==> flow/design.v <==
module abs_difference
#(parameter WIDTH = 8)
(ori, can, abs);
	input [WIDTH-1:0] ori, can;
	wire signed[WIDTH:0] neg1, neg2;
	output  [WIDTH-1:0] abs;
	assign neg1 = ori - can;
	assign neg2 = can - ori;
	assign abs = (neg1 < 0)? neg2[7:0] : neg1[7:0];
endmodule	
module SAD_4x8
#(parameter WIDTH = 8)
(
	input clk, rst, en,
	input [WIDTH-1:0]
		ori_0,
		ori_1,
		ori_2,
		ori_3,
		ori_4,
		ori_5,
		ori_6,
		ori_7,
		ori_8,
		ori_9,
		ori_10,
		ori_11,
		ori_12,
		ori_13,
		ori_14,
		ori_15,
		ori_16,
		ori_17,
		ori_18,
		ori_19,
		ori_20,
		ori_21,
		ori_22,
		ori_23,
		ori_24,
		ori_25,
		ori_26,
		ori_27,
		ori_28,
		ori_29,
		ori_30,
		ori_31,
		can_0,
		can_1,
		can_2,
		can_3,
		can_4,
		can_5,
		can_6,
		can_7,
		can_8,
		can_9,
		can_10,
		can_11,
		can_12,
		can_13,
		can_14,
		can_15,
		can_16,
		can_17,
		can_18,
		can_19,
		can_20,
		can_21,
		can_22,
		can_23,
		can_24,
		can_25,
		can_26,
		can_27,
		can_28,
		can_29,
		can_30,
		can_31,
	output [WIDTH+4:0] out_sad
 );
	reg [WIDTH-1:0] reg_ori_0,
					reg_ori_1,
					reg_ori_2,
					reg_ori_3,
					reg_ori_4,
					reg_ori_5,
					reg_ori_6,
					reg_ori_7,
					reg_ori_8,
					reg_ori_9,
					reg_ori_10,
					reg_ori_11,
					reg_ori_12,
					reg_ori_13,
					reg_ori_14,
					reg_ori_15,
					reg_ori_16,
					reg_ori_17,
					reg_ori_18,
					reg_ori_19,
					reg_ori_20,
					reg_ori_21,
					reg_ori_22,
					reg_ori_23,
					reg_ori_24,
					reg_ori_25,
					reg_ori_26,
					reg_ori_27,
					reg_ori_28,
					reg_ori_29,
					reg_ori_30,
					reg_ori_31,
					reg_can_0,
					reg_can_1,
					reg_can_2,
					reg_can_3,
					reg_can_4,
					reg_can_5,
					reg_can_6,
					reg_can_7,
					reg_can_8,
					reg_can_9,
					reg_can_10,
					reg_can_11,
					reg_can_12,
					reg_can_13,
					reg_can_14,
					reg_can_15,
					reg_can_16,
					reg_can_17,
					reg_can_18,
					reg_can_19,
					reg_can_20,
					reg_can_21,
					reg_can_22,
					reg_can_23,
					reg_can_24,
					reg_can_25,
					reg_can_26,
					reg_can_27,
					reg_can_28,
					reg_can_29,
					reg_can_30,
					reg_can_31;
	reg [WIDTH+1:0] reg_sum_0,
					reg_sum_1,
					reg_sum_2,
					reg_sum_3,
					reg_sum_4,
					reg_sum_5,
					reg_sum_6,
					reg_sum_7;
	reg [WIDTH+4:0] reg_total_sum;
	reg reg_en;
	wire [WIDTH+1:0] sum_0,
					 sum_1,
					 sum_2,
					 sum_3,
					 sum_4,
					 sum_5,
					 sum_6,
					 sum_7;
	wire [WIDTH-1:0] abs_diff_0,
					 abs_diff_1,
					 abs_diff_2,
					 abs_diff_3,
					 abs_diff_4,
					 abs_diff_5,
					 abs_diff_6,
					 abs_diff_7,
					 abs_diff_8,
					 abs_diff_9,
		 			 abs_diff_10,
		 			 abs_diff_11,
		 			 abs_diff_12,
		 			 abs_diff_13,
					 abs_diff_14,
					 abs_diff_15,
					 abs_diff_16,
					 abs_diff_17,
					 abs_diff_18,
					 abs_diff_19,
					 abs_diff_20,
					 abs_diff_21,
					 abs_diff_22,
					 abs_diff_23,
					 abs_diff_24,
					 abs_diff_25,
					 abs_diff_26,
					 abs_diff_27,
					 abs_diff_28,
					 abs_diff_29,
					 abs_diff_30,
					 abs_diff_31;
	always @(posedge clk)
	begin
		if(rst)
		begin
			reg_ori_0 <= 0;
			reg_ori_1 <= 0;
			reg_ori_2 <= 0;
			reg_ori_3 <= 0;
			reg_ori_4 <= 0;
			reg_ori_5 <= 0;
			reg_ori_6 <= 0;
			reg_ori_7 <= 0;
			reg_ori_8 <= 0;
			reg_ori_9 <= 0;
			reg_ori_10 <= 0;
			reg_ori_11 <= 0;
			reg_ori_12 <= 0;
			reg_ori_13 <= 0;
			reg_ori_14 <= 0;
			reg_ori_15 <= 0;
			reg_ori_16 <= 0;
			reg_ori_17 <= 0;
			reg_ori_18 <= 0;
			reg_ori_19 <= 0;
			reg_ori_20 <= 0;
			reg_ori_21 <= 0;
			reg_ori_22 <= 0;
			reg_ori_23 <= 0;
			reg_ori_24 <= 0;
			reg_ori_25 <= 0;
			reg_ori_26 <= 0;
			reg_ori_27 <= 0;
			reg_ori_28 <= 0;
			reg_ori_29 <= 0;
			reg_ori_30 <= 0;
			reg_ori_31 <= 0;
			reg_can_0 <= 0;
			reg_can_1 <= 0;
			reg_can_2 <= 0;
			reg_can_3 <= 0;
			reg_can_4 <= 0;
			reg_can_5 <= 0;
			reg_can_6 <= 0;
			reg_can_7 <= 0;
			reg_can_8 <= 0;
			reg_can_9 <= 0;
			reg_can_10 <= 0;
			reg_can_11 <= 0;
			reg_can_12 <= 0;
			reg_can_13 <= 0;
			reg_can_14 <= 0;
			reg_can_15 <= 0;
			reg_can_16 <= 0;
			reg_can_17 <= 0;
			reg_can_18 <= 0;
			reg_can_19 <= 0;
			reg_can_20 <= 0;
			reg_can_21 <= 0;
			reg_can_22 <= 0;
			reg_can_23 <= 0;
			reg_can_24 <= 0;
			reg_can_25 <= 0;
			reg_can_26 <= 0;
			reg_can_27 <= 0;
			reg_can_28 <= 0;
			reg_can_29 <= 0;
			reg_can_30 <= 0;
			reg_can_31 <= 0;
			reg_en <= 0;			
		end
		else
		begin
			if(en)
			begin
				reg_ori_0 <= ori_0;
				reg_ori_1 <= ori_1;
				reg_ori_2 <= ori_2;
				reg_ori_3 <= ori_3;
				reg_ori_4 <= ori_4;
				reg_ori_5 <= ori_5;
				reg_ori_6 <= ori_6;
				reg_ori_7 <= ori_7;
				reg_ori_8 <= ori_8;
				reg_ori_9 <= ori_9;
				reg_ori_10 <= ori_10;
				reg_ori_11 <= ori_11;
				reg_ori_12 <= ori_12;
				reg_ori_13 <= ori_13;
				reg_ori_14 <= ori_14;
				reg_ori_15 <= ori_15;
				reg_ori_16 <= ori_16;
				reg_ori_17 <= ori_17;
				reg_ori_18 <= ori_18;
				reg_ori_19 <= ori_19;
				reg_ori_20 <= ori_20;
				reg_ori_21 <= ori_21;
				reg_ori_22 <= ori_22;
				reg_ori_23 <= ori_23;
				reg_ori_24 <= ori_24;
				reg_ori_25 <= ori_25;
				reg_ori_26 <= ori_26;
				reg_ori_27 <= ori_27;
				reg_ori_28 <= ori_28;
				reg_ori_29 <= ori_29;
				reg_ori_30 <= ori_30;
				reg_ori_31 <= ori_31;
				reg_can_0 <= can_0;
				reg_can_1 <= can_1;
				reg_can_2 <= can_2;
				reg_can_3 <= can_3;
				reg_can_4 <= can_4;
				reg_can_5 <= can_5;
				reg_can_6 <= can_6;
				reg_can_7 <= can_7;
				reg_can_8 <= can_8;
				reg_can_9 <= can_9;
				reg_can_10 <= can_10;
				reg_can_11 <= can_11;
				reg_can_12 <= can_12;
				reg_can_13 <= can_13;
				reg_can_14 <= can_14;
				reg_can_15 <= can_15;
				reg_can_16 <= can_16;
				reg_can_17 <= can_17;
				reg_can_18 <= can_18;
				reg_can_19 <= can_19;
				reg_can_20 <= can_20;
				reg_can_21 <= can_21;
				reg_can_22 <= can_22;
				reg_can_23 <= can_23;
				reg_can_24 <= can_24;
				reg_can_25 <= can_25;
				reg_can_26 <= can_26;
				reg_can_27 <= can_27;
				reg_can_28 <= can_28;
				reg_can_29 <= can_29;
				reg_can_30 <= can_30;
				reg_can_31 <= can_31;
			end
			reg_en <= en;
		end
	end
	abs_difference #(WIDTH) b_abs_diff_0 (reg_ori_0, reg_can_0, abs_diff_0);
	abs_difference #(WIDTH) b_abs_diff_1 (reg_ori_1, reg_can_1, abs_diff_1);
	abs_difference #(WIDTH) b_abs_diff_2 (reg_ori_2, reg_can_2, abs_diff_2);
	abs_difference #(WIDTH) b_abs_diff_3 (reg_ori_3, reg_can_3, abs_diff_3);
	abs_difference #(WIDTH) b_abs_diff_4 (reg_ori_4, reg_can_4, abs_diff_4);
	abs_difference #(WIDTH) b_abs_diff_5 (reg_ori_5, reg_can_5, abs_diff_5);
	abs_difference #(WIDTH) b_abs_diff_6 (reg_ori_6, reg_can_6, abs_diff_6);
	abs_difference #(WIDTH) b_abs_diff_7 (reg_ori_7, reg_can_7, abs_diff_7);
	abs_difference #(WIDTH) b_abs_diff_8 (reg_ori_8, reg_can_8, abs_diff_8);
	abs_difference #(WIDTH) b_abs_diff_9 (reg_ori_9, reg_can_9, abs_diff_9);
	abs_difference #(WIDTH) b_abs_diff_10 (reg_ori_10, reg_can_10, abs_diff_10);
	abs_difference #(WIDTH) b_abs_diff_11 (reg_ori_11, reg_can_11, abs_diff_11);
	abs_difference #(WIDTH) b_abs_diff_12 (reg_ori_12, reg_can_12, abs_diff_12);
	abs_difference #(WIDTH) b_abs_diff_13 (reg_ori_13, reg_can_13, abs_diff_13);
	abs_difference #(WIDTH) b_abs_diff_14 (reg_ori_14, reg_can_14, abs_diff_14);
	abs_difference #(WIDTH) b_abs_diff_15 (reg_ori_15, reg_can_15, abs_diff_15);
	abs_difference #(WIDTH) b_abs_diff_16 (reg_ori_16, reg_can_16, abs_diff_16);
	abs_difference #(WIDTH) b_abs_diff_17 (reg_ori_17, reg_can_17, abs_diff_17);
	abs_difference #(WIDTH) b_abs_diff_18 (reg_ori_18, reg_can_18, abs_diff_18);
	abs_difference #(WIDTH) b_abs_diff_19 (reg_ori_19, reg_can_19, abs_diff_19);
	abs_difference #(WIDTH) b_abs_diff_20 (reg_ori_20, reg_can_20, abs_diff_20);
	abs_difference #(WIDTH) b_abs_diff_21 (reg_ori_21, reg_can_21, abs_diff_21);
	abs_difference #(WIDTH) b_abs_diff_22 (reg_ori_22, reg_can_22, abs_diff_22);
	abs_difference #(WIDTH) b_abs_diff_23 (reg_ori_23, reg_can_23, abs_diff_23);
	abs_difference #(WIDTH) b_abs_diff_24 (reg_ori_24, reg_can_24, abs_diff_24);
	abs_difference #(WIDTH) b_abs_diff_25 (reg_ori_25, reg_can_25, abs_diff_25);
	abs_difference #(WIDTH) b_abs_diff_26 (reg_ori_26, reg_can_26, abs_diff_26);
	abs_difference #(WIDTH) b_abs_diff_27 (reg_ori_27, reg_can_27, abs_diff_27);
	abs_difference #(WIDTH) b_abs_diff_28 (reg_ori_28, reg_can_28, abs_diff_28);
	abs_difference #(WIDTH) b_abs_diff_29 (reg_ori_29, reg_can_29, abs_diff_29);
	abs_difference #(WIDTH) b_abs_diff_30 (reg_ori_30, reg_can_30, abs_diff_30);
	abs_difference #(WIDTH) b_abs_diff_31 (reg_ori_31, reg_can_31, abs_diff_31);
	assign sum_0 = abs_diff_0 +
				   abs_diff_1 +
				   abs_diff_2 +
				   abs_diff_3;
	assign sum_1 = abs_diff_4 +
				   abs_diff_5 +
				   abs_diff_6 +
				   abs_diff_7;
	assign sum_2 = abs_diff_8 +
				   abs_diff_9 +
				   abs_diff_10 +
				   abs_diff_11;
    assign sum_3 = abs_diff_12 +
				   abs_diff_13 +
				   abs_diff_14 +
				   abs_diff_15;
	assign sum_4 = abs_diff_16 +
				   abs_diff_17 +
				   abs_diff_18 +
				   abs_diff_19;
	assign sum_5 = abs_diff_20 +
				   abs_diff_21 +
				   abs_diff_22 +
				   abs_diff_23;
	assign sum_6 = abs_diff_24 +
				   abs_diff_25 +
				   abs_diff_26 +
				   abs_diff_27;
	assign sum_7 = abs_diff_28 +
				   abs_diff_29 +
				   abs_diff_30 +
				   abs_diff_31;
	always @(posedge clk)
	begin
		if(rst)
		begin
			reg_sum_0 <= 0;
			reg_sum_1 <= 0;
			reg_sum_2 <= 0;
			reg_sum_3 <= 0;
			reg_sum_4 <= 0;
			reg_sum_5 <= 0;
			reg_sum_6 <= 0;
			reg_sum_7 <= 0;
		end
		else
		begin
			reg_sum_0 <= sum_0;
			reg_sum_1 <= sum_1;
			reg_sum_2 <= sum_2;
			reg_sum_3 <= sum_3;
			reg_sum_4 <= sum_4;
			reg_sum_5 <= sum_5;
			reg_sum_6 <= sum_6;
			reg_sum_7 <= sum_7;
		end
	end
	always @(posedge clk)
	begin
		if(rst)
		begin
			reg_total_sum <= 0;
		end
		else
		begin
			if(reg_en)
				reg_total_sum <= reg_sum_0 +
								 reg_sum_1 +
								 reg_sum_2 +
								 reg_sum_3 +
								 reg_sum_4 +
								 reg_sum_5 +
								 reg_sum_6 +
								 reg_sum_7;
		end
	end
	assign out_sad = reg_total_sum;
endmodule
module control
(
	input  clk, rst, init, finish, ack,
 	output en, done, rst_sad
);
	reg [3:0] state;
	reg reg_en, reg_done, reg_rst_sad;
	parameter INIT = 0, CALC = 1, WAIT = 2, DONE = 3;
	always @(state)
	begin
		case(state)
			INIT:
			begin
				reg_rst_sad = 1;
				reg_done = 0;
				reg_en = 0;
			end
			CALC:
			begin
				reg_rst_sad = 0;
				reg_done = 0;
				reg_en = 1;
			end
			WAIT:
			begin
				reg_rst_sad = 0;
				reg_done = 0;
				reg_en = 1;
			end
			DONE:
			begin
				reg_rst_sad = 0;
				reg_done = 1;
				reg_en = 0;
			end
			default:
			begin
				reg_rst_sad = 1;
				reg_done = 0;
				reg_en = 0;
			end
		endcase
	end
	always @(posedge clk or posedge rst)
	begin
		if(rst)
			state <= INIT;
		else
		begin
			case(state)
				INIT:
				begin
					if(init)
						state <= CALC;
					else
						state <= INIT;
				end
				CALC:
				begin
					if(init)
						state <= CALC;
					else
						state <= WAIT;
				end
				WAIT:
				begin
					if(finish)
						state <= DONE;
					else
						state <= WAIT;
				end
				DONE:
				begin
					if(ack)
						state <= INIT;
					else
						state <= DONE;
				end
			endcase
		end
	end
	assign rst_sad = reg_rst_sad;
	assign en = reg_en;
	assign done = reg_done;
endmodule
module top_level
#(parameter WIDTH = 8)
(
	input clk, rst, init, finish, ack,
	input [WIDTH-1:0]
		ori_0,
		ori_1,
		ori_2,
		ori_3,
		ori_4,
		ori_5,
		ori_6,
		ori_7,
		ori_8,
		ori_9,
		ori_10,
		ori_11,
		ori_12,
		ori_13,
		ori_14,
		ori_15,
		ori_16,
		ori_17,
		ori_18,
		ori_19,
		ori_20,
		ori_21,
		ori_22,
		ori_23,
		ori_24,
		ori_25,
		ori_26,
		ori_27,
		ori_28,
		ori_29,
		ori_30,
		ori_31,
		can_0,
		can_1,
		can_2,
		can_3,
		can_4,
		can_5,
		can_6,
		can_7,
		can_8,
		can_9,
		can_10,
		can_11,
		can_12,
		can_13,
		can_14,
		can_15,
		can_16,
		can_17,
		can_18,
		can_19,
		can_20,
		can_21,
		can_22,
		can_23,
		can_24,
		can_25,
		can_26,
		can_27,
		can_28,
		can_29,
		can_30,
		can_31,
	output done,
	output [WIDTH+4:0] out_sad
	);
	reg [WIDTH-1:0] reg_ori_0,
					reg_ori_1,
					reg_ori_2,
					reg_ori_3,
					reg_ori_4,
					reg_ori_5,
					reg_ori_6,
					reg_ori_7,
					reg_ori_8,
					reg_ori_9,
					reg_ori_10,
					reg_ori_11,
					reg_ori_12,
					reg_ori_13,
					reg_ori_14,
					reg_ori_15,
					reg_ori_16,
					reg_ori_17,
					reg_ori_18,
					reg_ori_19,
					reg_ori_20,
					reg_ori_21,
					reg_ori_22,
					reg_ori_23,
					reg_ori_24,
					reg_ori_25,
					reg_ori_26,
					reg_ori_27,
					reg_ori_28,
					reg_ori_29,
					reg_ori_30,
					reg_ori_31,
					reg_can_0,
					reg_can_1,
					reg_can_2,
					reg_can_3,
					reg_can_4,
					reg_can_5,
					reg_can_6,
					reg_can_7,
					reg_can_8,
					reg_can_9,
					reg_can_10,
					reg_can_11,
					reg_can_12,
					reg_can_13,
					reg_can_14,
					reg_can_15,
					reg_can_16,
					reg_can_17,
					reg_can_18,
					reg_can_19,
					reg_can_20,
					reg_can_21,
					reg_can_22,
					reg_can_23,
					reg_can_24,
					reg_can_25,
					reg_can_26,
					reg_can_27,
					reg_can_28,
					reg_can_29,
					reg_can_30,
					reg_can_31;
	wire rst_regs, en;
	control b_control(
		.clk(clk),
		.rst(rst),
		.init(init),
		.finish(finish),
		.ack(ack),
		.en(en),
		.done(done),
		.rst_sad(rst_regs)
		);
	SAD_4x8 b_SAD_4x8(
		.clk(clk),
		.rst(rst_regs),
		.en(en),
		.ori_0(ori_0),
		.ori_1(ori_1),
		.ori_2(ori_2),
		.ori_3(ori_3),
		.ori_4(ori_4),
		.ori_5(ori_5),
		.ori_6(ori_6),
		.ori_7(ori_7),
		.ori_8(ori_8),
		.ori_9(ori_9),
		.ori_10(ori_10),
		.ori_11(ori_11),
		.ori_12(ori_12),
		.ori_13(ori_13),
		.ori_14(ori_14),
		.ori_15(ori_15),
		.ori_16(ori_16),
		.ori_17(ori_17),
		.ori_18(ori_18),
		.ori_19(ori_19),
		.ori_20(ori_20),
		.ori_21(ori_21),
		.ori_22(ori_22),
		.ori_23(ori_23),
		.ori_24(ori_24),
		.ori_25(ori_25),
		.ori_26(ori_26),
		.ori_27(ori_27),
		.ori_28(ori_28),
		.ori_29(ori_29),
		.ori_30(ori_30),
		.ori_31(ori_31),
		.can_0(can_0),
		.can_1(can_1),
		.can_2(can_2),
		.can_3(can_3),
		.can_4(can_4),
		.can_5(can_5),
		.can_6(can_6),
		.can_7(can_7),
		.can_8(can_8),
		.can_9(can_9),
		.can_10(can_10),
		.can_11(can_11),
		.can_12(can_12),
		.can_13(can_13),
		.can_14(can_14),
		.can_15(can_15),
		.can_16(can_16),
		.can_17(can_17),
		.can_18(can_18),
		.can_19(can_19),
		.can_20(can_20),
		.can_21(can_21),
		.can_22(can_22),
		.can_23(can_23),
		.can_24(can_24),
		.can_25(can_25),
		.can_26(can_26),
		.can_27(can_27),
		.can_28(can_28),
		.can_29(can_29),
		.can_30(can_30),
		.can_31(can_31),
		.out_sad(out_sad)
		);
endmodule
Lab notebook: top_level

Reports on top_level
Module top_level before and after one edit of its RTL, step after step.
"unedited" refers to lines of the RTL above, "edited" to lines of the edited file.
"difference" is "edited" less "unedited", of the values as shown.
Operators carry their Yosys type and port widths (W data, S select, Z words).
Library cell names are shortened.
A cell with n/a has no value.
- top: top_level
- clock port: clk
- library: sky130hd
- library corner: tt_025C_1v80

Edit of the RTL
The edit as a unified diff against the file above.
A script made this edit. It changes what the design does and was not meant as an optimisation.
begin of diff
@@ -438,5 +438,5 @@
 								 reg_sum_2 +
 								 reg_sum_3 +
-								 reg_sum_4 +
+								 reg_sum_4 -
 								 reg_sum_5 +
 								 reg_sum_6 +
end of diff

Word level
Counts by Yosys on the flattened word-level netlist (proc, flatten, opt, wreduce; memories kept). Register bits leave out memories and registers merged into their read ports (data or address). Print and check cells are left out. Cells with the same type and inputs are merged into one.
- storage and ports (item ; unedited ; edited ; difference):
    bits of input ports ; 517 ; 517 ; 0
    bits in registers ; 610 ; 610 ; 0
- operators by class (item ; unedited ; edited ; difference):
    magnitude comparators ; 32 ; 32 ; 0
    $add $sub $neg ; 95 ; 95 ; 0
    muxes and demuxes ; 39 ; 39 ; 0
    reductions and logical operators ; 4 ; 4 ; 0
    equal/unequal tests ; 3 ; 3 ; 0
- operator list (cell ; unedited ; edited ; difference):
    $add A13 B10 Y13 ; 6 ; 5 ; -1
    $sub A13 B10 Y13 ; 0 ; 1 ; +1
    $lt A9 B1 Y1 const B ; 32 ; 32 ; 0
    $mux W8 ; 32 ; 32 ; 0
    $sub A8 B8 Y8 ; 32 ; 32 ; 0
    $sub A8 B8 Y9 ; 32 ; 32 ; 0
    $add A10 B8 Y10 ; 16 ; 16 ; 0
    $add A8 B8 Y9 ; 8 ; 8 ; 0
    $mux W1 ; 4 ; 4 ; 0
    $eq A4 B2 Y1 const B ; 2 ; 2 ; 0
    $mux W2 ; 2 ; 2 ; 0
    $add A10 B10 Y11 ; 1 ; 1 ; 0
    $eq A4 B1 Y1 const B ; 1 ; 1 ; 0
    $logic_not A4 Y1 ; 1 ; 1 ; 0
    $pmux W4 S4 ; 1 ; 1 ; 0
    $reduce_bool A4 Y1 ; 1 ; 1 ; 0
    $reduce_or A2 Y1 ; 1 ; 1 ; 0
    $reduce_or A3 Y1 ; 1 ; 1 ; 0

Logic depth
Longest topological path by Yosys (ltp), each cell counted once; first at word level (registers and memories cut), then after technology mapping (sequential cells cut; the memories' decode and read muxes count).
- depth (item ; unedited ; edited ; difference):
    depth after elaboration ; 7 ; 7 ; 0
    ABC_AREA ; 0 ; 0 ; n/a
    mapped depth ; 24 ; 24 ; 0
    mapped depth without buffers ; 24 ; 23 ; -1

Synthesis result
The flow's flattened synthesis, as Yosys stat reports it; memories are mapped. The netlist is that of the ABC_AREA named above (0 if unset); the other value can give another one.
- synthesis totals (item ; unedited ; edited ; difference):
    cells in the netlist ; 6118 ; 5777 ; -341
    synthesis area (µm²) ; 50689.9 ; 48222.5 ; -2467.4
    flip-flops ; 610 ; 610 ; 0
    sequential part of the area (µm²) ; 12233.0 ; 12233.0 ; 0.0
- cells by type (type ; unedited ; edited ; difference):
    clkbuf_1 ; 272 ; 185 ; -87
    o21ai_0 ; 141 ; 214 ; +73
    nand3_1 ; 124 ; 57 ; -67
    nand4_1 ; 93 ; 30 ; -63
    o21bai_1 ; 68 ; 22 ; -46
    xnor2_1 ; 117 ; 159 ; +42
    nor2b_1 ; 54 ; 88 ; +34
    and4_1 ; 35 ; 1 ; -34
    a21boi_0 ; 10 ; 44 ; +34
    nand2_1 ; 692 ; 661 ; -31
    and3_1 ; 38 ; 9 ; -29
    a32oi_1 ; 0 ; 28 ; +28
    o31ai_1 ; 512 ; 486 ; -26
    a21boi_1 ; 26 ; 0 ; -26
    xor2_1 ; 121 ; 96 ; -25
    a221o_1 ; 27 ; 2 ; -25
    nor3_2 ; 25 ; 0 ; -25
    o211a_1 ; 24 ; 1 ; -23
Not every row of either side is listed.
The figures by module come from a second, unflattened synthesis with its own total; it is not the netlist above.
- unflattened totals (item ; unedited ; edited ; difference):
    cells (unflattened synthesis) ; 5254 ; 5275 ; +21
    area total of the unflattened synthesis (µm²) ; 48272.5 ; 48549.1 ; +276.6
Rows give one instance, submodules left out.
- modules, unedited (module ; area (µm²) ; instances ; cells):
    SAD_4x8 ; 27126.0 ; 1 ; 2517
    abs_difference (WIDTH=8) ; 655.6 ; 32 ; 85
    control ; 166.4 ; 1 ; 17
    top_level ; 0.0 ; 1 ; 0
- modules, edited (module ; area (µm²) ; instances ; cells):
    SAD_4x8 ; 27402.5 ; 1 ; 2538
    abs_difference (WIDTH=8) ; 655.6 ; 32 ; 85
    control ; 166.4 ; 1 ; 17
    top_level ; 0.0 ; 1 ; 0

Path before layout
Source: OpenSTA report_checks on the synthesized netlist (no wires, ideal clock, input and output delay 20% of the period each), path of least setup slack; recovery checks are left aside. Register names are those of the netlist, which keeps one name where synthesis merged equal registers.
- timing path after synthesis (item ; unedited ; edited ; difference):
    path kind ; flip-flop to flip-flop ; flip-flop to flip-flop ; n/a
    start point ; register b_SAD_4x8.reg_sum_1[0] ; register b_SAD_4x8.reg_sum_1[1] ; n/a
    end point ; register b_SAD_4x8.reg_total_sum[12] ; register b_SAD_4x8.reg_total_sum[12] ; n/a
    buffers on the path ; 0 ; 0 ; 0
    clock period (ns) ; 5.8 ; 5.8 ; 0.0
    path delay (ns) ; 5.433 ; 5.070 ; -0.363
    data arrival time (ns) ; 5.355 ; 4.954 ; -0.401
    time at the first pin (ns) ; 0.000 ; 0.000 ; 0.000
    stages on the path ; 22 ; 20 ; -2
    data required time (ns) ; 5.722 ; 5.684 ; -0.038
    slack (ns) ; 0.367 ; 0.730 ; +0.363
    synthesis period reached (ns) ; 5.433 ; 5.07 ; -0.363
"path delay" is the arrival time less input delay plus setup time.
"stages on the path" counts driving pins, that of a launching flip-flop among them; a cell with two outputs on the path counts twice.
"synthesis period reached" is the clock period less the worst setup slack; recovery checks do not enter. This is arithmetic on one report: input and output delays are still those of the set period (20% each).
The rows between start and end are the longest chain of elaborated cells between them; the timing report does not say that the signal goes this way. Where chains are equally long, one stands for them.
Each line given opens the expression or statement behind the cell; cells for indexed reads and writes are added by Yosys, which also makes memories of some case tables.
Between the ends, after synthesis, unedited:
- cell sequence: dfxtp_1 > ha_1 > fa_1 > a21o_1 > a21oi_1 > nor2b_1 > o21a_1 > o41ai_1 > xnor2_1 > fa_1 > inv_1 > fa_1 > fa_1 > fa_1 > inv_1 > ha_1 > a21o_1 > a21o_1 > a221oi_1 > o21ai_0 > and3_1 > nor3_1
- cells in the longest elaborated chain: 7
- noted elaborated cells between the ends (all ways): 7
- noted RTL lines with such cells: 1
- those cells by class: 7 x add/sub
- RTL lines, path after synthesis, unedited (item ; line ; source):
    from (decl) ; 147 ; reg_sum_1,
    from (assign) ; 407 ; reg_sum_1 <= 0;
    from (assign) ; 418 ; reg_sum_1 <= sum_1;
    $add A10 B10 Y11 ; 436 ; reg_total_sum <= reg_sum_0 +
    $add A13 B10 Y13 x6 ; 436 ;
    to (assign) ; 431 ; reg_total_sum <= 0;
    to (assign) ; 436 ;
    to (decl) ; 154 ; reg [WIDTH+4:0] reg_total_sum;
Between the ends, after synthesis, edited:
- cell sequence: dfxtp_1 > ha_1 > a21o_1 > a21oi_1 > o22ai_1 > or4_1 > and3_1 > a311oi_1 > fa_1 > fa_1 > fa_1 > inv_1 > fa_1 > ha_1 > a21oi_1 > and3_1 > a21oi_1 > o31a_1 > mux2i_1 > nor2_1
- cells in the longest elaborated chain: 7
- noted elaborated cells between the ends (all ways): 7
- noted RTL lines with such cells: 1
- those cells by class: 7 x add/sub
- RTL lines, path after synthesis, edited (item ; line ; source):
    from (decl) ; 147 ; reg_sum_1,
    from (assign) ; 407 ; reg_sum_1 <= 0;
    from (assign) ; 418 ; reg_sum_1 <= sum_1;
    $add A10 B10 Y11 ; 436 ; reg_total_sum <= reg_sum_0 +
    $add A13 B10 Y13 x3 ; 436 ;
    $sub A13 B10 Y13 ; 436 ;
    $add A13 B10 Y13 x2 ; 436 ;
    to (assign) ; 431 ; reg_total_sum <= 0;
    to (assign) ; 436 ;
    to (decl) ; 154 ; reg [WIDTH+4:0] reg_total_sum;

Path in the finished layout
Path of least setup slack in the final report of the runs of pair A (OpenROAD, finished layout, wires in). Where an end is a register, its clock arrival counts in the times.
- timing path post-layout (item ; unedited ; edited ; difference):
    path kind ; flip-flop to flip-flop ; flip-flop to flip-flop ; n/a
    start point ; register b_SAD_4x8.reg_sum_1[1] ; register b_SAD_4x8.reg_ori_25[0] ; n/a
    end point ; register b_SAD_4x8.reg_total_sum[12] ; register b_SAD_4x8.reg_sum_6[8] ; n/a
    data required time (ns) ; 6.38 ; 6.28 ; -0.10
    time at the first pin (ns) ; 0.65 ; 0.64 ; -0.01
    slack (ns) ; 0.26 ; 0.31 ; +0.05
    stages on the path ; 21 ; 22 ; +1
    clock period (ns) ; 5.8 ; 5.8 ; 0.0
    data arrival time (ns) ; 6.12 ; 5.97 ; -0.15
    buffers on the path ; 0 ; 0 ; 0
The rows between start and end are the longest chain of elaborated cells between them; the timing report does not say that the signal goes this way. Where chains are equally long, one stands for them.
Between the ends, post-layout, unedited:
- cell sequence: dfxtp_1 > ha_1 > a21o_1 > a21oi_2 > o21ai_1 > or4_1 > a2111o_1 > o211ai_1 > fa_1 > inv_1 > fa_1 > fa_1 > fa_1 > inv_1 > ha_1 > a21o_1 > a21o_1 > a221oi_2 > o21ai_1 > and3_1 > nor3_1
- cells in the longest elaborated chain: 7
- noted elaborated cells between the ends (all ways): 7
- noted RTL lines with such cells: 1
- those cells by class: 7 x add/sub
- RTL lines, path post-layout, unedited (item ; line ; source):
    from (decl) ; 147 ; reg_sum_1,
    from (assign) ; 407 ; reg_sum_1 <= 0;
    from (assign) ; 418 ; reg_sum_1 <= sum_1;
    $add A10 B10 Y11 ; 436 ; reg_total_sum <= reg_sum_0 +
    $add A13 B10 Y13 x6 ; 436 ;
    to (assign) ; 431 ; reg_total_sum <= 0;
    to (assign) ; 436 ;
    to (decl) ; 154 ; reg [WIDTH+4:0] reg_total_sum;
Between the ends, post-layout, edited:
- cell sequence: dfxtp_1 > inv_1 > ha_1 > inv_1 > fa_1 > a21o_1 > a21oi_1 > o21a_1 > mux2_2 > ha_1 > a21o_1 > a21oi_1 > nor2b_1 > o21a_1 > o41ai_1 > xor2_1 > fa_1 > inv_1 > ha_1 > a2111oi_0 > o21a_1 > nor3_1
- cells in the longest elaborated chain: 6
- noted elaborated cells between the ends (all ways): 7
- noted RTL lines with such cells: 4
- those cells by class: 5 x add/sub; 1 x compare; 1 x mux
- RTL lines, path post-layout, edited (item ; line ; source):
    from (decl) ; 107 ; reg_ori_25,
    from (assign) ; 225 ; reg_ori_25 <= 0;
    from (assign) ; 295 ; reg_ori_25 <= ori_25;
    $sub A8 B8 Y9 ; 7 ; assign neg1 = ori - can;
    $lt A9 B1 Y1 ; 9 ; assign abs = (neg1 < 0)? neg2[7:0] : neg1[7:0];
    $mux W8 ; 9 ;
    $add A8 B8 Y9 ; 394 ; assign sum_6 = abs_diff_24 +
    $add A10 B8 Y10 x2 ; 394 ;
    to (assign) ; 412 ; reg_sum_6 <= 0;
    to (assign) ; 423 ; reg_sum_6 <= sum_6;
    to (decl) ; 152 ; reg_sum_6,

Flow runs
Both versions went through the flow (Yosys, OpenROAD) with the same settings in each pair. Constraints: input delay and output delay 20% of the set period each, output load 0.01 pF.
Flow settings, pair A:
- CORE_UTILIZATION at 40
- noted period_ns: 5.8
- CAP_MARGIN: 20
- CORE_MARGIN at 2
- SLEW_MARGIN at 20
- final reports, pair A (item ; unedited ; edited ; difference):
    worst hold slack in the final report (ns) ; 0.465 ; 0.465 ; 0.000
    area of the standard cells in the finished layout (µm²) ; 59903.7 ; 57413.8 ; -2489.9
    total die area (µm²) ; 129589.0 ; 123348.0 ; -6241.0
    achieved clock period (ns) ; 5.536 ; 5.493 ; -0.043
    final utilization ; 0.476 ; 0.479 ; +0.003
    worst setup slack after layout (ns) ; 0.264 ; 0.307 ; +0.043
    cell area after synthesis (µm²) ; 50689.9 ; 48222.5 ; -2467.4
    total negative slack (ns) ; 0.000 ; 0.000 ; 0.000
Flow settings, pair B:
- ABC_AREA: 1
- CAP_MARGIN: 5
- noted CORE_ASPECT_RATIO: 0.93
- CORE_UTILIZATION at 72
- CTS_CLUSTER_SIZE: 58
- GPL_ROUTABILITY_DRIVEN: 0
- MAX_ROUTING_LAYER: met4
- TNS_END_PERCENT at 95
- noted period_ns: 5.69
- CORE_MARGIN at 2
- SLEW_MARGIN at 20
- final reports, pair B (item ; unedited ; edited ; difference):
    worst hold slack in the final report (ns) ; 0.495 ; 0.501 ; +0.006
    area of the standard cells in the finished layout (µm²) ; 62632.6 ; 62556.2 ; -76.4
    total die area (µm²) ; 78253.7 ; 78155.8 ; -97.9
    achieved clock period (ns) ; 4.933 ; 5.085 ; +0.152
    final utilization ; 0.832 ; 0.831 ; -0.001
    worst setup slack after layout (ns) ; 0.757 ; 0.605 ; -0.152
    cell area after synthesis (µm²) ; 54741.3 ; 54672.4 ; -68.9
    total negative slack (ns) ; 0.000 ; 0.000 ; 0.000
"achieved clock period": clock period set for the run, less the worst setup slack. It is reckoned from that one timing run; input and output delays stay at 20% of the period that was set.
